==> flow/design.v <==
module timer (
    input wire           clk,
    input wire           rst,
    input wire           start,
    input wire           restart,
    input wire [31:0]    threshold,
    output reg           time_out
);
reg [31:0] counter;
always @(posedge clk or negedge rst) 
begin
    if (!rst) 
    begin
        counter  <= 'b0;
        time_out <= 1'b0;
    end 
    else if (start) 
    begin
        if(!restart)
        begin
            counter <= counter + 'b1;
        end
        else
        begin
            counter <= 'b0;
        end
        if (counter == threshold) 
        begin
            time_out <= 1'b1;
            counter  <= 'd0 ;
        end
        else
        begin
            time_out <= 1'b0;
        end
    end
    else
    begin
        counter <= 'd0;
    end
end
endmodule
module card_handling #(parameter    C_WIDTH   = 6,
                                    P_WIDTH   = 16,
                                    B_WIDTH   = 20,
                                    USERS_NUM = 10)
(
    input wire                  clk,
    input wire                  rst,
    input wire [C_WIDTH-1:0]    card_number,
    input wire                  card_in,
    input wire                  card_out,
    input wire                  operation_done,
    input wire [B_WIDTH-1:0]    updated_balance,
    output reg [P_WIDTH-1:0]    password,
    output reg [B_WIDTH-1:0]    balance,
    output reg                  pass_en     
);
reg [P_WIDTH-1:0] password_rom ;
always @(*)
begin
    case (card_number)
    'd0    : password_rom = 'b0011_0011_0111_0000 ;
    'd1    : password_rom = 'b0011_0101_0000_0110 ;
    'd2    : password_rom = 'b0100_0000_0111_0110 ;
    'd3    : password_rom = 'b0011_0011_0111_0000 ;
    'd4    : password_rom = 'b0101_0010_1001_1000 ;
    'd5    : password_rom = 'b0110_0110_0011_1001 ;
    'd6    : password_rom = 'b0010_0010_1000_0100 ;
    'd7    : password_rom = 'b1001_0001_0010_0101 ;
    'd8    : password_rom = 'b1000_0110_0101_0111 ;
    'd9    : password_rom = 'b0101_0111_1001_0001 ;
    default: password_rom = 'b0 ;
    endcase
end
reg [B_WIDTH*USERS_NUM-1:0] balance_memory ;
reg [B_WIDTH-1:0]           balance_rd ;
localparam [B_WIDTH*USERS_NUM-1:0] BALANCE_INIT = {
    20'd15000 , 20'd40000 , 20'd25000 , 20'd20000 , 20'd4000   ,
    20'd100000, 20'd200000, 20'd10000 , 20'd50000 , 20'd2200   } ;
genvar i ;
generate
for (i = 0 ; i < USERS_NUM ; i = i + 1)
begin : g_balance
    always @(posedge clk or negedge rst) 
    begin
        if (!rst) 
        begin
            balance_memory[i*B_WIDTH +: B_WIDTH] <= BALANCE_INIT[i*B_WIDTH +: B_WIDTH] ;
        end
        else if((card_number == i) && (card_out || operation_done))
        begin
            balance_memory[i*B_WIDTH +: B_WIDTH] <= updated_balance ;
        end
    end
end
endgenerate
integer k ;
always @(*)
begin
    balance_rd = 'b0 ;
    for (k = 0 ; k < USERS_NUM ; k = k + 1)
    begin
        if (card_number == k)
        begin
            balance_rd = balance_memory[k*B_WIDTH +: B_WIDTH] ;
        end
    end
end
always @(posedge clk or negedge rst) 
begin
    if (!rst) 
    begin
        password <= 'b0 ;
        balance  <= 'b0 ;
    end 
    else 
    begin
        if(card_number < USERS_NUM)
        begin
            if(card_in)
            begin
                password <= password_rom ;
                balance  <= balance_rd  ;
            end
        end
        else
        begin
            password <= 'b0 ;
            balance  <= 'b0 ;
        end
    end
end
always @(posedge clk or negedge rst) 
begin
    if(!rst)
    begin
        pass_en <= 1'b0 ;
    end
    else if(card_number < USERS_NUM)
    begin
        pass_en <= card_in ;
    end
    else begin
    end
end
endmodule
module user_interface #(parameter  	P_WIDTH = 16,
                            		B_WIDTH = 20 )
(
    input wire                      clk,
    input wire                      rst,
	input wire                      card_in,
    input wire                      button_0,
    input wire                      button_1,
    input wire                      button_2,
    input wire                      button_3,
    input wire                      button_4,
    input wire                      button_5,
    input wire                      button_6,
    input wire                      button_7,
    input wire                      button_8,
    input wire                      button_9,
    input wire                      enter_button,
    input wire                      cancel_button,
	input wire                      multiple_100_button,
    input wire                      multiple_1000_button,
    input wire                      withdraw_button,
    input wire                      deposit_button,
    input wire                      show_balance,
    input wire                      another_service,
    input wire                      English_button,
    input wire                      Arabic_button,
	output reg     [B_WIDTH-1:0]    entry_value,  
    output reg     [P_WIDTH-1:0]    in_password,  
	output reg     [1:0]            operation,
	output reg     [1:0]	        language
);
reg  [1:0]  count ; 
reg  [3:0]  temp1, temp2, temp3, temp4 ;
reg     [P_WIDTH-1:0]    in_password_temp;
reg     [B_WIDTH-1:0]    entry_value_temp;
reg                 withdraw_hold, withdraw_100_hold, withdraw_1000_hold ;
reg                 withdraw_hold_reg, withdraw_100_hold_reg, withdraw_1000_hold_reg ;
always @(posedge clk or negedge rst) 
begin
	if(!rst)
	begin
		withdraw_hold_reg      <= 1'b0;
		withdraw_100_hold_reg  <= 1'b0;
		withdraw_1000_hold_reg <= 1'b0;
	end
	else
	begin
		withdraw_hold_reg      <= withdraw_hold ;
		withdraw_100_hold_reg  <= withdraw_100_hold ;
		withdraw_1000_hold_reg <= withdraw_1000_hold ;
	end
end
always @(posedge clk or negedge rst) 
begin
	if(!rst)
	begin
		in_password     <= 'b0;
		entry_value  <= 'b0;
	end
	else
	begin
		in_password     <= in_password_temp ;
		entry_value     <= entry_value_temp ;
	end
end
always @(*) 
begin
	if(withdraw_button || deposit_button)
	begin
		entry_value_temp = entry_value ;
		withdraw_hold       = 1'b1; 
		withdraw_100_hold   = 1'b0;
		withdraw_1000_hold  = 1'b0;
	end
	else if(withdraw_hold_reg)
	begin
		entry_value_temp   = entry_value ;
		withdraw_hold      = withdraw_hold_reg ;
		withdraw_100_hold  = withdraw_100_hold_reg ;
		withdraw_1000_hold = withdraw_1000_hold_reg ;
		  if(multiple_100_button)
		begin
			entry_value_temp = entry_value ;
			withdraw_100_hold   = 1'b1;
			withdraw_hold       = 1'b1;
			withdraw_1000_hold  = 1'b0;
		end
		else if(withdraw_100_hold_reg)
		begin
			if(button_1)
			begin
				entry_value_temp = 'd100;
				withdraw_100_hold   = 1'b0;
				withdraw_hold       = 1'b0;
				withdraw_1000_hold  = 1'b0;
			end
			else if(button_2)
			begin
				entry_value_temp = 'd200 ;
				withdraw_100_hold   = 1'b0;
				withdraw_hold       = 1'b0;
				withdraw_1000_hold  = 1'b0;
			end
			else if(button_3)
			begin
				entry_value_temp = 'd300 ;
				withdraw_100_hold   = 1'b0;
				withdraw_hold       = 1'b0;
				withdraw_1000_hold  = 1'b0;
			end
			else if(button_4)
			begin
				entry_value_temp = 'd400 ;
				withdraw_100_hold   = 1'b0;
				withdraw_hold       = 1'b0;
				withdraw_1000_hold  = 1'b0;
			end
			else if(button_5)
			begin
				entry_value_temp      = 'd500 ;
				withdraw_100_hold   = 1'b0;
				withdraw_hold       = 1'b0;
				withdraw_1000_hold  = 1'b0;
			end
			else if(button_6)
			begin
				entry_value_temp      = 'd600 ;
				withdraw_100_hold   = 1'b0;
				withdraw_hold       = 1'b0;
				withdraw_1000_hold  = 1'b0;
			end
			else if(button_7)
			begin
				entry_value_temp      = 'd700 ;
				withdraw_100_hold   = 1'b0;
				withdraw_hold       = 1'b0;
				withdraw_1000_hold  = 1'b0;
			end
			else if(button_8)
			begin
				entry_value_temp      = 'd800 ;
				withdraw_100_hold   = 1'b0;
				withdraw_hold       = 1'b0;
				withdraw_1000_hold  = 1'b0;
			end
			else if(button_9)
			begin
				entry_value_temp      = 'd900 ;
				withdraw_100_hold   = 1'b0;
				withdraw_hold       = 1'b0;
				withdraw_1000_hold  = 1'b0;
			end
			else
			begin
				entry_value_temp = entry_value ;
				withdraw_100_hold   = 1'b1;
				withdraw_hold       = 1'b1;
				withdraw_1000_hold  = 1'b0;
			end
		end
		else if(multiple_1000_button)
		begin
			entry_value_temp = entry_value ;
			withdraw_hold      = 1'b1;
			withdraw_100_hold  = 1'b0;
			withdraw_1000_hold = 1'b1;
		end
		else if(withdraw_1000_hold_reg)
		begin
			if(button_1)
			begin
				entry_value_temp = 'd1000 ;
				withdraw_hold      = 1'b0;
				withdraw_100_hold  = 1'b0;
				withdraw_1000_hold = 1'b0;
			end
			else if(button_2)
			begin
				entry_value_temp = 'd2000 ;
				withdraw_hold      = 1'b0;
				withdraw_100_hold  = 1'b0;
				withdraw_1000_hold = 1'b0;
			end
			else if(button_3)
			begin
				entry_value_temp = 'd3000 ;
				withdraw_hold      = 1'b0;
				withdraw_100_hold  = 1'b0;
				withdraw_1000_hold = 1'b0;
			end
			else if(button_4)
			begin
				entry_value_temp = 'd4000 ;
				withdraw_hold      = 1'b0;
				withdraw_100_hold  = 1'b0;
				withdraw_1000_hold = 1'b0;
			end
			else if(button_5)
			begin
				entry_value_temp = 'd5000 ;
				withdraw_hold      = 1'b0;
				withdraw_100_hold  = 1'b0;
				withdraw_1000_hold = 1'b0;
			end
			else if(button_6)
			begin
				entry_value_temp = 'd6000 ;
				withdraw_hold      = 1'b0;
				withdraw_100_hold  = 1'b0;
				withdraw_1000_hold = 1'b0;
			end
			else if(button_7)
			begin
				entry_value_temp = 'd7000 ;
				withdraw_hold      = 1'b0;
				withdraw_100_hold  = 1'b0;
				withdraw_1000_hold = 1'b0;
			end
			else if(button_8)
			begin
				entry_value_temp = 'd8000 ;
				withdraw_hold      = 1'b0;
				withdraw_100_hold  = 1'b0;
				withdraw_1000_hold = 1'b0;
			end
			else if(button_9)
			begin
				entry_value_temp = 'd9000 ;
				withdraw_hold      = 1'b0;
				withdraw_100_hold  = 1'b0;
				withdraw_1000_hold = 1'b0;
			end
			else
			begin
				entry_value_temp = entry_value ;
				withdraw_hold      = 1'b1;
				withdraw_100_hold  = 1'b0;
				withdraw_1000_hold = 1'b1;
			end
		end 
	end
	else
	begin
		entry_value_temp = entry_value ;
		withdraw_hold      = 1'b0;
		withdraw_100_hold  = 1'b0;
		withdraw_1000_hold = 1'b0;
	end
end
always @(*) 
begin
	if(withdraw_button)
	begin
		operation = 2'b00 ;
	end
	else if(deposit_button)
	begin
		operation = 2'b01 ;
	end
	else if(show_balance)
	begin
		operation = 2'b10 ;
	end
	else
	begin
		operation = 2'b11 ;  
	end
end
always @(posedge clk or negedge rst) 
begin
    if(!rst)
    begin
        count <= 'b0;
		temp1 <= 'd0;
		temp2 <= 'd0;
		temp3 <= 'd0;
		temp4 <= 'd0;
    end
    else if(card_in)
	begin
		count <= 'b0 ;
	end
	else
    begin
        if(button_0)
        begin
		  if(count == 'd0)
		  begin
		   temp1 <= 'd0;
		   count <= count + 1'b1 ;
		  end
		  else if(count == 'd1)
		  begin
		   temp2 <= 'd0;
		   count <= count + 1'b1 ;
		  end
		  else if(count == 'd2)
		  begin
		   temp3 <= 'd0;
		   count <= count + 1'b1 ;
		  end
		  else
		  begin
		   temp4 <= 'd0;
		   count <= 1'b0 ;
		  end
        end
        else if (button_1) 
        begin
		  if(count == 'd0)
		  begin
		   temp1 <= 'd1;
		   count <= count + 1'b1 ;
		  end
		  else if(count == 'd1)
		  begin
		   temp2 <= 'd1;
		   count <= count + 1'b1 ;
		  end
		  else if(count == 'd2)
		  begin
		   temp3 <= 'd1;
		   count <= count + 1'b1 ;
		  end
		  else
		  begin
		   temp4 <= 'd1;
		   count <= 1'b0 ;
		  end
        end
        else if (button_2) 
        begin
		 if(count == 'd0)
		  begin
		   temp1 <= 'd2;
		   count <= count + 1'b1 ;
		  end
		  else if(count == 'd1)
		  begin
		   temp2 <= 'd2;
		   count <= count + 1'b1 ;
		  end
		  else if(count == 'd2)
		  begin
		   temp3 <= 'd2;
		   count <= count + 1'b1 ;
		  end
		  else
		  begin
		   temp4 <= 'd2;
		   count <= 1'b0 ;
		  end
        end
        else if (button_3) 
        begin
		 if(count == 'd0)
		  begin
		   temp1 <= 'd3;
		   count <= count + 1'b1 ;
		  end
		  else if(count == 'd1)
		  begin
		   temp2 <= 'd3;
		   count <= count + 1'b1 ;
		  end
		  else if(count == 'd2)
		  begin
		   temp3 <= 'd3;
		   count <= count + 1'b1 ;
		  end
		  else
		  begin
		   temp4 <= 'd3;
		   count <= 1'b0 ;
		  end
        end
        else if (button_4) 
        begin
		  if(count == 'd0)
		  begin
		   temp1 <= 'd4;
		   count <= count + 1'b1 ;
		  end
		  else if(count == 'd1)
		  begin
		   temp2 <= 'd4;
		   count <= count + 1'b1 ;
		  end
		  else if(count == 'd2)
		  begin
		   temp3 <= 'd4;
		   count <= count + 1'b1 ;
		  end
		  else
		  begin
		   temp4 <= 'd4;
		   count <= 1'b0 ;
		  end
        end
        else if (button_5) 
        begin
           if(count == 'd0)
		  begin
		   temp1 <= 'd5;
		   count <= count + 1'b1 ;
		  end
		  else if(count == 'd1)
		  begin
		   temp2 <= 'd5;
		   count <= count + 1'b1 ;
		  end
		  else if(count == 'd2)
		  begin
		   temp3 <= 'd5;
		   count <= count + 1'b1 ;
		  end
		  else
		  begin
		   temp4 <= 'd5;
		   count <= 1'b0 ;
		  end 
        end
        else if (button_6) 
        begin
		 if(count == 'd0)
		  begin
		   temp1 <= 'd6;
		   count <= count + 1'b1 ;
		  end
		  else if(count == 'd1)
		  begin
		   temp2 <= 'd6;
		   count <= count + 1'b1 ;
		  end
		  else if(count == 'd2)
		  begin
		   temp3 <= 'd6;
		   count <= count + 1'b1 ;
		  end
		  else
		  begin
		   temp4 <= 'd6;
		   count <= 1'b0 ;
		  end 
        end
        else if (button_7) 
        begin
            if(count == 'd0)
		  begin
		   temp1 <= 'd7;
		   count <= count + 1'b1 ;
		  end
		  else if(count == 'd1)
		  begin
		   temp2 <= 'd7;
		   count <= count + 1'b1 ;
		  end
		  else if(count == 'd2)
		  begin
		   temp3 <= 'd7;
		   count <= count + 1'b1 ;
		  end
		  else
		  begin
		   temp4 <= 'd7;
		   count <= 1'b0 ;
		  end 
        end
        else if (button_8) 
        begin
            if(count == 'd0)
		  begin
		   temp1 <= 'd8;
		   count <= count + 1'b1 ;
		  end
		  else if(count == 'd1)
		  begin
		   temp2 <= 'd8;
		   count <= count + 1'b1 ;
		  end
		  else if(count == 'd2)
		  begin
		   temp3 <= 'd8;
		   count <= count + 1'b1 ;
		  end
		  else
		  begin
		   temp4 <= 'd8;
		   count <= 1'b0 ;
		  end 
        end
        else if (button_9) 
        begin
            if(count == 'd0)
		  begin
		   temp1 <= 'd9;
		   count <= count + 1'b1 ;
		  end
		  else if(count == 'd1)
		  begin
		   temp2 <= 'd9;
		   count <= count + 1'b1 ;
		  end
		  else if(count == 'd2)
		  begin
		   temp3 <= 'd9;
		   count <= count + 1'b1 ;
		  end
		  else
		  begin
		   temp4 <= 'd9;
		   count <= 1'b0 ;
		  end 
        end
    end
end
always @(*) begin
    if(enter_button ) 
	begin
		in_password_temp = {temp1, temp2, temp3, temp4} ;
	end
	else
	begin
		in_password_temp = in_password ;
	end
end
always @(*) 
begin
	if(English_button)
	begin
		language = 2'b01;
	end	
	else if(Arabic_button)
	begin
		language = 2'b10;
	end
	else
	begin
		language = 2'b00;   
	end
end
endmodule
module ATM_FSM #(parameter  P_WIDTH = 16,
                            B_WIDTH = 20 )
(
    input wire              clk,
    input wire              rst,
    input wire                       time_out,
    input wire     [P_WIDTH-1:0]     user_password,
    input wire     [B_WIDTH-1:0]     current_balance,
    input wire                       pass_en,
    input wire     [P_WIDTH-1:0]     in_password,
    input wire                       enter_button,
    input wire                       cancel_button,
    input wire                       correction_button,
    input wire                       another_service,
    input wire     [1:0]             language,       
    input wire     [1:0]             operation,      
    input wire     [B_WIDTH-1:0]     actual_deposit_value,
    input wire     [B_WIDTH-1:0]     entry_value,
    output reg     [B_WIDTH-1:0]     updated_balance,
    output reg                       wrong_password,
    output reg                       operation_done,  
    output reg                       error,  
    output reg                       start_timer,  
    output wire                      restart_timer,  
    output reg                       card_out
);
localparam          IDLE             = 4'b0000 ,
                    LANGUAGE         = 4'b0001 ,
                    WRITE_PASS       = 4'b0010 ,
                    CHECK_PASS       = 4'b0011 ,
                    OPERATION        = 4'b0100 ,
                    WRITE_WITHDRAW   = 4'b0101 ,
                    WITHDRAW         = 4'b0110 ,
                    WRITE_DEPOSIT    = 4'b0111 ,
                    DEPOSIT          = 4'b1000 ,
                    BALANCE          = 4'b1001 ;
reg      [3:0]      current_state ,
                    next_state ;
reg      [B_WIDTH-1:0]     updated_balance_comb ;
reg      [1:0]    error_count ;
reg      [1:0]    error_count_reg ;
always @(posedge clk or negedge rst) 
begin
    if(!rst)
    begin
        error_count_reg <= 'b0 ;
    end
    else
    begin
        error_count_reg <= error_count ;
    end
end
reg                        op_done_reg ;
always @(posedge clk or negedge rst) 
begin
    if(!rst)
    begin
        op_done_reg <= 1'b0 ;
    end
    else
    begin
        op_done_reg <= operation_done && ((current_state == WITHDRAW) || (current_state == DEPOSIT)) ;
    end
end
always @(posedge clk or negedge rst) 
begin
    if(!rst)
    begin
        updated_balance <= 'b0 ;
    end
    else
    begin
        if(pass_en)
        begin
            updated_balance <= current_balance ;
        end
        else
        begin
            updated_balance <= updated_balance_comb ;
        end
    end   
end
always @ (posedge clk or negedge rst)
begin
    if(!rst)
    begin
        current_state <= IDLE ;
    end
    else
    begin
        current_state <= next_state ;
    end
end
always @ (*)
begin
    error_count = error_count_reg;
    case (current_state)
    IDLE : begin
        error_count = 'b0;
        if(pass_en)
        begin
            next_state = LANGUAGE ;
        end
        else
        begin
            next_state = IDLE ;
        end
    end
    LANGUAGE : begin
        if(time_out || cancel_button)  
        begin
            next_state = IDLE ;
        end
        else
        begin
            if(language == 2'b01 || language == 2'b10)
            begin
                next_state = WRITE_PASS ;
            end
            else
            begin
                next_state = LANGUAGE ;
            end
        end
    end
    WRITE_PASS : begin
        error_count = error_count_reg;
        if(time_out || cancel_button)
        begin
            next_state = IDLE ;
        end
        else if(enter_button)
        begin
            next_state = CHECK_PASS ;
        end
        else
        begin
            next_state = WRITE_PASS ;
        end
    end
    CHECK_PASS : begin
        if(wrong_password)  
        begin
            if(error_count_reg == 2'b10)
            begin
                error_count = 2'b0;
                next_state = IDLE ;
            end
            else
            begin
                error_count = error_count_reg + 'b1 ;
                next_state = WRITE_PASS ;
            end    
        end
        else
        begin
            error_count = 2'b0;
            next_state = OPERATION ;
        end
    end
    OPERATION : begin
        if(time_out || cancel_button)  
        begin
            next_state = IDLE ;
        end
        else
        begin
            if(operation == 2'b00)
            begin
                next_state = WRITE_WITHDRAW ;
            end
            else if(operation == 2'b01)
            begin
                next_state = WRITE_DEPOSIT ;
            end
            else if(operation == 2'b10)
            begin
                next_state = BALANCE ;
            end
            else
            begin
                next_state = OPERATION ;
            end
        end
    end
    WRITE_WITHDRAW : begin
         error_count = error_count_reg;
        if(time_out || cancel_button)
        begin
            next_state = IDLE ;
        end
        else
        begin
            if(enter_button)
            begin
                next_state = WITHDRAW ;
            end
            else 
            begin
                next_state = WRITE_WITHDRAW ;
            end
        end
    end
    WITHDRAW : begin
        if(operation_done)
        begin
            error_count = 2'b0;
            if(time_out || cancel_button)
            begin
                next_state = IDLE ;
            end
            else
            begin
                if(another_service)
                begin
                    next_state = OPERATION ;
                end
                else
                begin
                    next_state = WITHDRAW ;
                end
            end
        end
        else  
        begin
            if(error_count_reg == 2'b10)
            begin
                error_count = 2'b0;
                next_state = IDLE ;
            end
            else
            begin
                error_count = error_count_reg + 'b1 ;
                next_state = WRITE_WITHDRAW ;
            end
        end
    end
    WRITE_DEPOSIT : begin
         error_count = error_count_reg;
        if(time_out || cancel_button)
        begin
            next_state = IDLE ;
        end
        else
        begin
            if(enter_button)
            begin
                next_state = DEPOSIT ;
            end
            else
            begin
                next_state = WRITE_DEPOSIT ;
            end
        end
    end
    DEPOSIT : begin
        if(operation_done)
        begin
            error_count = 2'b0;
            if(time_out || cancel_button)
            begin
                next_state = IDLE ;
            end
            else
            begin
                if(another_service)
                begin
                    next_state = OPERATION ;
                end
                else
                begin
                    next_state = DEPOSIT ;
                end
            end 
        end
        else  
        begin
            if(error_count_reg == 2'b10)
            begin
                error_count = 2'b0;
                next_state = IDLE ;
            end
            else
            begin
                error_count = error_count_reg + 'b1 ;
                next_state = WRITE_DEPOSIT ;
            end
        end
    end
    BALANCE : begin
        if(time_out || cancel_button)
        begin
            next_state = IDLE ;
        end
        else
        begin
            if(another_service)
            begin
                next_state = OPERATION ;
            end
            else
            begin
                next_state = BALANCE ;
            end
        end
    end
    default : begin
        next_state = IDLE ;
    end
    endcase
end
always @ (*)
begin
    case (current_state)
    IDLE : begin
        wrong_password = 1'b0 ;
        operation_done = 1'b0 ;
        error = 1'b0 ;
        updated_balance_comb = updated_balance ; 
        start_timer = 1'b0 ;
        card_out = 1'b0 ;
    end
    LANGUAGE : begin
        wrong_password = 1'b0 ;
        operation_done = 1'b0 ;
        error = 1'b0 ;
        updated_balance_comb = updated_balance ; 
        start_timer = 1'b1 ;
        if(time_out || cancel_button) 
        begin
            card_out = 1'b1 ;
        end
        else
        begin
            card_out = 1'b0 ;
        end  
    end
    WRITE_PASS : begin
        wrong_password = 1'b0 ;
        operation_done = 1'b0 ;
        error = 1'b0 ;
        updated_balance_comb = updated_balance ; 
        start_timer = 1'b1 ;
        if(time_out || cancel_button) 
        begin
            card_out = 1'b1 ;
        end
        else
        begin
            card_out = 1'b0 ;
        end  
    end
    CHECK_PASS : begin
        operation_done = 1'b0 ;
        updated_balance_comb = updated_balance ; 
        start_timer = 1'b0 ;
        card_out = 1'b0 ;
        if(in_password == user_password)
        begin
            wrong_password = 1'b0 ;
            error = 1'b0 ;
        end
        else
        begin
            wrong_password = 1'b1 ;
            error = 1'b1 ;
        end
    end
    OPERATION : begin
        wrong_password = 1'b0 ;
        operation_done = 1'b0 ;
        error = 1'b0 ;
        updated_balance_comb = updated_balance ;
        start_timer = 1'b1 ;
        if(time_out || cancel_button) 
        begin
            card_out = 1'b1 ;
        end
        else
        begin
            card_out = 1'b0 ;
        end  
    end
    WRITE_WITHDRAW : begin
        wrong_password = 1'b0 ;
        operation_done = 1'b0 ;
        error = 1'b0 ;
        updated_balance_comb = updated_balance ; 
        start_timer = 1'b1 ;
        if(time_out || cancel_button) 
        begin
            card_out = 1'b1 ;
        end
        else
        begin
            card_out = 1'b0 ;
        end  
    end
    WITHDRAW : begin
        wrong_password = 1'b0 ;
        start_timer = 1'b1 ;
        if(!op_done_reg)  
        begin
            if(entry_value > current_balance)
            begin
                error = 1'b1 ;
                updated_balance_comb = updated_balance ;
                operation_done = 1'b0 ;
            end
            else
            begin
                error = 1'b0 ;
                updated_balance_comb = updated_balance - entry_value ;
                operation_done = 1'b1 ;
            end
        end
        else
        begin
            error = 1'b0 ;
            updated_balance_comb = updated_balance ;
            operation_done = 1'b1 ;
        end 
        if(time_out || cancel_button) 
        begin
            card_out = 1'b1 ;
        end
        else
        begin
            card_out = 1'b0 ;
        end  
    end
    WRITE_DEPOSIT : begin
        wrong_password = 1'b0 ;
        operation_done = 1'b0 ;
        error = 1'b0 ;
        updated_balance_comb = updated_balance ; 
        start_timer = 1'b1 ;
        if(time_out || cancel_button) 
        begin
            card_out = 1'b1 ;
        end
        else
        begin
            card_out = 1'b0 ;
        end  
    end
    DEPOSIT : begin
        wrong_password = 1'b0 ;
        start_timer = 1'b1 ;
        if(!op_done_reg)  
        begin
            if(entry_value == actual_deposit_value)
            begin
                error = 1'b0 ;
                updated_balance_comb = updated_balance + actual_deposit_value ;
                operation_done = 1'b1 ;
            end
            else
            begin
                error = 1'b1 ;
                updated_balance_comb = updated_balance ;
                operation_done = 1'b0 ;
            end
        end
        else
        begin
            error = 1'b0 ;
            updated_balance_comb = updated_balance ;
            operation_done = 1'b1 ;
        end
        if(time_out || cancel_button) 
        begin
            card_out = 1'b1 ;
        end
        else
        begin
            card_out = 1'b0 ;
        end   
    end
    BALANCE : begin
        wrong_password = 1'b0 ;
        operation_done = 1'b1 ;
        error = 1'b0 ;
        updated_balance_comb = updated_balance ; 
        start_timer = 1'b1 ;
        if(time_out || cancel_button) 
        begin
            card_out = 1'b1 ;
        end
        else
        begin
            card_out = 1'b0 ;
        end  
    end
    default : begin
        wrong_password = 1'b0 ;
        operation_done = 1'b0 ;
        error = 1'b0 ;
        updated_balance_comb = updated_balance ; 
        start_timer = 1'b0 ;
        card_out = 1'b0 ;
    end
    endcase
end
assign restart_timer = another_service || enter_button || (language == 2'b01) || (language == 2'b10) || (operation == 2'b00) || (operation == 2'b01) || (operation == 2'b10);
endmodule
module ATM_TOP #(parameter  P_WIDTH = 16,
                            B_WIDTH = 20, 
							C_WIDTH = 6)
( 
    input   wire                    clk,
    input   wire                    rst,
	input wire [C_WIDTH-1:0]         card_number,
	input wire                       card_in,
    input wire                      button_0,
    input wire                      button_1,
    input wire                      button_2,
    input wire                      button_3,
    input wire                      button_4,
    input wire                      button_5,
    input wire                      button_6,
    input wire                      button_7,
    input wire                      button_8,
    input wire                      button_9,
    input wire                      enter_button,
    input wire                      cancel_button,
    input wire                      withdraw_button,
    input wire                      deposit_button,
    input wire                      show_balance,
	input wire                      another_service,
    input wire                      English_button,
    input wire                      Arabic_button,
	input wire                      multiple_100_button,
    input wire                      multiple_1000_button,
    input wire     [B_WIDTH-1:0]     actual_deposit_value,
	input wire [31:0]                threshold,
	output wire	                         card_out,
	output wire  [B_WIDTH-1:0]     updated_balance,  
	output wire                    operation_done, 
	output wire                    error,
	output wire                    wrong_password
	);
wire  [B_WIDTH-1:0]         entry_value;
wire  [P_WIDTH-1:0]         password; 
wire  [B_WIDTH-1:0]         balance; 
wire                        pass_en; 
wire  [P_WIDTH-1:0]         in_password ;  
wire  [1:0]                 operation ;  
wire                         time_out ;  
wire                         start_timer ;  
wire                         restart_timer;  
wire     [1:0]               language ;
card_handling U0_card_handling (
    .clk(clk),
    .rst(rst),
    .card_number(card_number),
    .card_in(card_in),
	.card_out(card_out),
	.updated_balance(updated_balance),
    .password(password),
    .balance(balance),
	.operation_done(operation_done),
    .pass_en(pass_en)
);
user_interface U0_user_interface (
    .clk(clk),
    .rst(rst),
    .button_0(button_0),
	.button_1(button_1),
	.button_2(button_2),
	.button_3(button_3),
	.button_4(button_4),
	.button_5(button_5),
	.button_6(button_6),
	.button_7(button_7),
	.button_8(button_8),
	.button_9(button_9),
    .card_in(card_in),
	.multiple_100_button(multiple_100_button),
	.multiple_1000_button(multiple_1000_button),
    .enter_button(enter_button),
    .cancel_button(cancel_button),
    .withdraw_button(withdraw_button),
    .deposit_button(deposit_button),
	.show_balance(show_balance),
	.another_service(another_service),
	.English_button(English_button),
	.Arabic_button(Arabic_button),
	.entry_value(entry_value),
	.in_password(in_password),
	.operation(operation),
	.language(language)
);
timer U0_timer (
    .clk(clk),
    .rst(rst),
	.restart(restart_timer),
    .start(start_timer),
    .threshold(threshold),
    .time_out(time_out)
);
ATM_FSM U0_ATM_FSM (
    .clk(clk),
    .rst(rst),
    .time_out(time_out),
    .user_password(password),
    .current_balance(balance),
    .pass_en(pass_en),
	.card_out(card_out),
    .in_password(in_password),
    .enter_button(enter_button),
	.cancel_button(cancel_button),
	.correction_button(1'b0),
	.another_service(another_service),
	.language(language),
	.operation(operation),
	.entry_value(entry_value),
	.actual_deposit_value(actual_deposit_value),
	.updated_balance(updated_balance),
	.wrong_password(wrong_password),
	.operation_done(operation_done),
	.error(error),
	.start_timer(start_timer),
	.restart_timer(restart_timer)
);
endmodule
Step by step through the tools: ATM_TOP. Each step is given for the RTL above and for the edited RTL. "unedited" refers to lines of the RTL above, "edited" to lines of the edited file. "difference": "edited" minus "unedited" as printed here. Operators: Yosys type, input widths -> output width; for muxes data width and select width s. A cell with n/a has no value.

Top module: ATM_TOP. Clock input: clk. Library: sky130hd. Corner: tt_025C_1v80.

Edit of the RTL. Unified diff, file above to edited file. A script made this edit; it was not meant as an optimisation.

```diff
@@ -689,5 +689,5 @@
 endmodule
 module ATM_FSM #(parameter  P_WIDTH = 16,
-                            B_WIDTH = 20 )
+                            B_WIDTH = 25 )
 (
     input wire              clk,
```

Elaborated design. Source: Yosys, flattened and elaborated, memories not mapped. Widths are those after wreduce. Registers that Yosys merges into a memory's read port (data or address) are not register bits. Print and check cells do not count. Equal cells are merged and count once. Yosys's memory passes give these memory sizes; they may raise the number of words (mostly to a power of two), join words into wider ones and drop unused or constant bits.

Storage and ports: clocked read ports x word width (unedited 0, edited 0, difference 0); memory bits (writable) (unedited 0, edited 0, difference 0); latch bits (unedited 0, edited 0, difference 0); input bits (unedited 81, edited 81, difference 0); register bits after elaboration (unedited 354, edited 359, difference +5); elaborated cells (unedited 384, edited 384, difference 0); ROM bits (unedited 240, edited 240, difference 0); memories (unedited 1, edited 1, difference 0); output and inout port bits (unedited 24, edited 24, difference 0).

Cells by class: bitwise operators (unedited 6, edited 6, difference 0); eq/ne operators (unedited 36, edited 36, difference 0); divide/modulo/power cells (unedited 0, edited 0, difference 0); multipliers (unedited 0, edited 0, difference 0); mux-type cells (unedited 265, edited 265, difference 0); add/subtract/negate cells (unedited 5, edited 5, difference 0); $lt $le $gt $ge (unedited 2, edited 2, difference 0); reductions and logical operators (unedited 40, edited 40, difference 0); shift-type cells (unedited 0, edited 0, difference 0).

Memories: shape (words x width / read and write ports) (unedited 16 x 15 bit 1R0W, edited 16 x 15 bit 1R0W).

Operators by type and width: $mux 20 (unedited 38, edited 33, difference -5); $mux 25 (unedited 0, edited 5, difference +5); $add 20x20->20 (unedited 1, edited 0, difference -1); $pmux 20 s2 (unedited 1, edited 0, difference -1); $sub 20x20->20 (unedited 1, edited 0, difference -1); $add 25x20->25 (unedited 0, edited 1, difference +1); $pmux 25 s2 (unedited 0, edited 1, difference +1); $sub 25x20->25 (unedited 0, edited 1, difference +1); $mux 4 (unedited 147, edited 147, difference 0); $mux 1 (unedited 42, edited 42, difference 0); $mux 2 (unedited 25, edited 25, difference 0); $logic_and 1x1->1 (unedited 11, edited 11, difference 0); $logic_or 1x1->1 (unedited 11, edited 11, difference 0); $not 1->1 (unedited 6, edited 6, difference 0); $eq 2x2->1 const B (unedited 4, edited 4, difference 0); $eq 4x3->1 const B (unedited 4, edited 4, difference 0); $eq 6x3->1 const B (unedited 4, edited 4, difference 0); $ne 3x3->1 const B (unedited 4, edited 4, difference 0); $eq 2x1->1 const B (unedited 3, edited 3, difference 0); $logic_not 2->1 (unedited 3, edited 3, difference 0); $mux 16 (unedited 3, edited 3, difference 0); $mux 32 (unedited 3, edited 3, difference 0); $reduce_and 5->1 (unedited 3, edited 3, difference 0); $add 2x1->2 const B (unedited 2, edited 2, difference 0); $eq 4x2->1 const B (unedited 2, edited 2, difference 0); $eq 4x4->1 const B (unedited 2, edited 2, difference 0); $eq 6x2->1 const B (unedited 2, edited 2, difference 0); $eq 6x4->1 const B (unedited 2, edited 2, difference 0).

The list need not be complete.

Depth. Longest topological path by Yosys (ltp), each cell counted once; first at word level (registers and memories cut), then after technology mapping (sequential cells cut; the memories' decode and read muxes count).

Logic depth: depth in word-level cells (unedited 15, edited 15, difference 0); ABC_AREA (unedited 0, edited 0); depth in mapped cells (unedited 16, edited 16, difference 0); depth with buffers taken out (unedited 15, edited 16, difference +1).

Netlist. Source: synth_stat.txt of the flow (Yosys; design flattened, memories mapped). It holds for the ABC_AREA given above (unset counts as 0); a run with the other value may have another netlist.

Cells by type: sky130_fd_sc_hd__o21ai_0 (unedited 114, edited 80, difference -34); sky130_fd_sc_hd__buf_1 (unedited 1, edited 23, difference +22); sky130_fd_sc_hd__nand2_1 (unedited 125, edited 107, difference -18); sky130_fd_sc_hd__clkbuf_1 (unedited 83, edited 66, difference -17); sky130_fd_sc_hd__o211ai_1 (unedited 8, edited 22, difference +14); sky130_fd_sc_hd__nor3_1 (unedited 28, edited 41, difference +13); sky130_fd_sc_hd__a221oi_1 (unedited 24, edited 37, difference +13); sky130_fd_sc_hd__a31oi_1 (unedited 19, edited 7, difference -12); sky130_fd_sc_hd__o21ai_1 (unedited 13, edited 1, difference -12); sky130_fd_sc_hd__xnor2_1 (unedited 57, edited 68, difference +11); sky130_fd_sc_hd__xor2_1 (unedited 53, edited 42, difference -11); sky130_fd_sc_hd__o22ai_1 (unedited 12, edited 23, difference +11); sky130_fd_sc_hd__a211oi_1 (unedited 21, edited 12, difference -9); sky130_fd_sc_hd__a221o_1 (unedited 19, edited 11, difference -8); sky130_fd_sc_hd__a32oi_1 (unedited 2, edited 10, difference +8); sky130_fd_sc_hd__o21a_1 (unedited 10, edited 4, difference -6); sky130_fd_sc_hd__nor2b_1 (unedited 9, edited 15, difference +6); sky130_fd_sc_hd__nand3_1 (unedited 30, edited 35, difference +5).

The list need not be complete.

Mapped netlist: buffers (unedited 111, edited 111, difference 0); synthesis area (µm²) (unedited 18380.1, edited 18272.5, difference -107.6); sequential area (µm²) (unedited 8854.7, edited 8854.7, difference 0.0); mapped flip-flops (unedited 351, edited 351, difference 0); mapped cells (unedited 1748, edited 1714, difference -34).

By module: a second synthesis without flattening, with its own total; a netlist apart from the flattened one above.

Unflattened totals: cell total of the unflattened synthesis (unedited 1839, edited 1962, difference +123); area (unflattened synthesis) (µm²) (unedited 19531.2, edited 20533.4, difference +1002.2).

Each row is one instance without its submodules.

By module, unedited: card_handling (sequential area 5975.7 µm², instances 1, cells 935, area 11135.7 µm²); ATM_FSM (sequential area 827.0 µm², instances 1, cells 495, area 3946.3 µm²); user_interface (sequential area 1226.2 µm², instances 1, cells 203, area 2442.3 µm²); timer (sequential area 825.8 µm², instances 1, cells 205, area 2003.2 µm²); ATM_TOP (sequential area 0.0 µm², instances 1, cells 1, area 3.8 µm²).

By module, edited: card_handling (sequential area 5975.7 µm², instances 1, cells 935, area 11135.7 µm²); ATM_FSM (sequential area 952.2 µm², instances 1, cells 618, area 4948.5 µm²); user_interface (sequential area 1226.2 µm², instances 1, cells 203, area 2442.3 µm²); timer (sequential area 825.8 µm², instances 1, cells 205, area 2003.2 µm²); ATM_TOP (sequential area 0.0 µm², instances 1, cells 1, area 3.8 µm²).

Timing after synthesis. OpenSTA on the mapped netlist: ideal clock, no wires. The path of least setup slack (recovery checks aside). Input and output delay are each 20% of the period. Register names are those of the netlist, which keeps one name where synthesis merged equal registers.

Timing post-synthesis: path type (unedited input -> output, edited register -> register); start (unedited in actual_deposit_value[17], edited reg U0_user_interface.entry_value[5]); end (unedited out operation_done, edited reg U0_ATM_FSM.updated_balance[19]); data arrival time (ns) (unedited 2.714, edited 3.598, difference +0.884); period (ns) (unedited 6.0, edited 6.0, difference 0.0); external output delay (ns) (unedited 1.200); slack (ns) (unedited 2.086, edited 2.269, difference +0.183); path delay (ns) (unedited 1.514, edited 3.731, difference +2.217); buffers on the path (unedited 0, edited 0, difference 0); data required time (ns) (unedited 4.800, edited 5.867, difference +1.067); time at the first pin (ns) (unedited 1.200, edited 0.000, difference -1.200); stages (unedited 6, edited 15, difference +9); period reached after synthesis (ns) (unedited 3.914, edited 3.731, difference -0.183).

"path delay" = arrival - input delay + setup time. A path that ends at an output port has no setup time. "stages": output pins that drive a net of the path, with the launching flip-flop's if there is one; two outputs of one cell count as two. "period reached after synthesis" = period - worst setup slack (recovery checks aside). The figure is calculated, with input and output delays left at 20% of the set period. The rows between start and end are the longest chain of elaborated cells between them; the timing report does not say that the signal goes this way. Where chains are equally long, one stands for them. Each line given opens the expression or statement behind the cell; cells for indexed reads and writes are added by Yosys, which also makes memories of some case tables. A register here has more assigning lines than the two given.

Between the ends, post-synthesis, unedited:
Cells stage by stage: sky130_fd_sc_hd__or4_1 sky130_fd_sc_hd__nor4_1 sky130_fd_sc_hd__a41oi_1 sky130_fd_sc_hd__a21oi_1 sky130_fd_sc_hd__nand2_1 sky130_fd_sc_hd__inv_1. Under cells in the longest elaborated chain stands 4. Under elaborated cells between the ends (all ways) stands 4. The entry for RTL lines with such cells reads 3.

RTL lines, path post-synthesis, unedited: start: declaration (line 1224) `input wire     [B_WIDTH-1:0]     actual_deposit_value,`; $eq 20x20->1 (line 1141) `if(entry_value == actual_deposit_value)`; $mux 1 (line 1141); $mux 1 (line 1139) `if(!op_done_reg)`; $pmux 1 s3 (line 1003) `case (current_state)`; end: declaration (line 1228) `output wire operation_done,`.

Between the ends, post-synthesis, edited:
Cells stage by stage: sky130_fd_sc_hd__dfrtp_1 sky130_fd_sc_hd__or3_1 sky130_fd_sc_hd__or3_1 sky130_fd_sc_hd__nor4_1 sky130_fd_sc_hd__xor2_1 sky130_fd_sc_hd__o21ai_0 sky130_fd_sc_hd__ha_1 sky130_fd_sc_hd__a21oi_1 sky130_fd_sc_hd__or4b_2 sky130_fd_sc_hd__o211ai_1 sky130_fd_sc_hd__o21ai_0 sky130_fd_sc_hd__a31o_2 sky130_fd_sc_hd__a21oi_1 sky130_fd_sc_hd__a21oi_1 sky130_fd_sc_hd__nand4b_1. Under cells in the longest elaborated chain stands 5. Under elaborated cells between the ends (all ways) stands 12. The entry for RTL lines with such cells reads 7.

RTL lines, path post-synthesis, edited: start: declaration (line 174) `output reg [B_WIDTH-1:0] entry_value,`; start: assignment (line 205) `entry_value <= 'b0;`; start: assignment (line 210) `entry_value <= entry_value_temp ;`; $sub 25x20->25 (line 1102) `updated_balance_comb = updated_balance - entry_value ;`; $mux 25 (line 1093) `if(entry_value > current_balance)`; $mux 25 (line 1091) `if(!op_done_reg)`; $pmux 25 s2 (line 1003) `case (current_state)`; $mux 25 (line 762) `if(pass_en)`; end: assignment (line 764) `updated_balance <= current_balance ;`; end: assignment (line 768) `updated_balance <= updated_balance_comb ;`; end: declaration (line 708) `output reg     [B_WIDTH-1:0]     updated_balance,`.

Path in the finished layout. Path of least setup slack in the final report of each run of pair 1 (OpenROAD, finished layout, wires in). Where an end is a register, its clock arrival counts in the times.

Timing post-layout: path type (unedited input -> output, edited register -> output); start (unedited in actual_deposit_value[18], edited reg U0_card_handling.balance[19]); end (unedited out operation_done, edited out operation_done); external output delay (ns) (unedited 1.07, edited 1.07, difference 0.00); time at the first pin (ns) (unedited 1.07, edited 0.56, difference -0.51); stages (unedited 8, edited 9, difference +1); data required time (ns) (unedited 4.28, edited 4.28, difference 0.00); buffers on the path (unedited 2, edited 1, difference -1); period (ns) (unedited 5.35, edited 5.35, difference 0.00); slack (ns) (unedited 0.40, edited 0.61, difference +0.21); data arrival time (ns) (unedited 3.88, edited 3.67, difference -0.21).

The rows between start and end are the longest chain of elaborated cells between them; the timing report does not say that the signal goes this way. Where chains are equally long, one stands for them. A register here has more assigning lines than the two given.

Between the ends, post-layout, unedited:
Cells stage by stage: sky130_fd_sc_hd__clkdlybuf4s50_1 sky130_fd_sc_hd__or4_1 sky130_fd_sc_hd__nor4_1 sky130_fd_sc_hd__a41oi_1 sky130_fd_sc_hd__a21oi_1 sky130_fd_sc_hd__nand2_1 sky130_fd_sc_hd__inv_1 sky130_fd_sc_hd__clkdlybuf4s50_1. Under cells in the longest elaborated chain stands 4. Under elaborated cells between the ends (all ways) stands 4. The entry for RTL lines with such cells reads 3.

RTL lines, path post-layout, unedited: start: declaration (line 1224) `input wire     [B_WIDTH-1:0]     actual_deposit_value,`; $eq 20x20->1 (line 1141) `if(entry_value == actual_deposit_value)`; $mux 1 (line 1141); $mux 1 (line 1139) `if(!op_done_reg)`; $pmux 1 s3 (line 1003) `case (current_state)`; end: declaration (line 1228) `output wire operation_done,`.

Between the ends, post-layout, edited:
Cells stage by stage: sky130_fd_sc_hd__dfrtp_1 sky130_fd_sc_hd__nor4_1 sky130_fd_sc_hd__nand2_1 sky130_fd_sc_hd__a2111oi_1 sky130_fd_sc_hd__o21bai_1 sky130_fd_sc_hd__a21o_1 sky130_fd_sc_hd__a21oi_1 sky130_fd_sc_hd__inv_1 sky130_fd_sc_hd__clkdlybuf4s50_1. Under cells in the longest elaborated chain stands 4. Under elaborated cells between the ends (all ways) stands 4. The entry for RTL lines with such cells reads 3.

RTL lines, path post-layout, edited: start: declaration (line 56) `output reg [B_WIDTH-1:0]    balance,`; start: assignment (line 115) `balance  <= 'b0 ;`; start: assignment (line 124) `balance  <= balance_rd  ;`; $gt 20x20->1 (line 1093) `if(entry_value > current_balance)`; $mux 1 (line 1093); $mux 1 (line 1091) `if(!op_done_reg)`; $pmux 1 s3 (line 1003) `case (current_state)`; end: declaration (line 1228) `output wire operation_done,`.

Measured runs. Runs of the flow (Yosys, OpenROAD) on both versions; the two runs of a pair have the same settings. The constraints put input and output delay at 20% of the set period each and load the outputs with 0.01 pF.

Flow settings, pair 1:
For CORE_UTILIZATION the number is 40. The figure for period_ns is 5.35. For CAP_MARGIN the number is 20. CORE_MARGIN: 2. The entry for SLEW_MARGIN reads 20.

Results, pair 1: total power of the final layout (uW) (unedited 6838, edited 6940, difference +102); standard-cell area after layout (µm²) (unedited 21343.0, edited 21378.0, difference +35.0); post-synthesis cell area (µm²) (unedited 18380.1, edited 18272.5, difference -107.6); area of the die (µm²) (unedited 47681.1, edited 47406.4, difference -274.7); worst setup slack after layout (ns) (unedited 0.395, edited 0.612, difference +0.217).

Flow settings, pair 2:
The figure for ABC_AREA is 1. For CELL_PAD_IN_SITES_DETAIL_PLACEMENT the number is 0. CORE_MARGIN: 7. For CORE_UTILIZATION the number is 62. The figure for GPL_ROUTABILITY_DRIVEN is 0. MAX_ROUTING_LAYER: met4. MIN_ROUTING_LAYER: met1. The entry for PLACE_DENSITY_LB_ADDON reads 0.05. The figure for period_ns is 4.58. For CAP_MARGIN the number is 20. The entry for SLEW_MARGIN reads 20.

Results, pair 2: total power of the final layout (uW) (unedited 8151, edited 9160, difference +1009); standard-cell area after layout (µm²) (unedited 21948.6, edited 22370.2, difference +421.6); post-synthesis cell area (µm²) (unedited 19602.6, edited 19915.4, difference +312.8); area of the die (µm²) (unedited 36791.1, edited 37335.9, difference +544.8); worst setup slack after layout (ns) (unedited 0.696, edited 0.469, difference -0.227).

"total power of the final layout" rests on the timing tool's default activity at the inputs, not on a simulated workload.
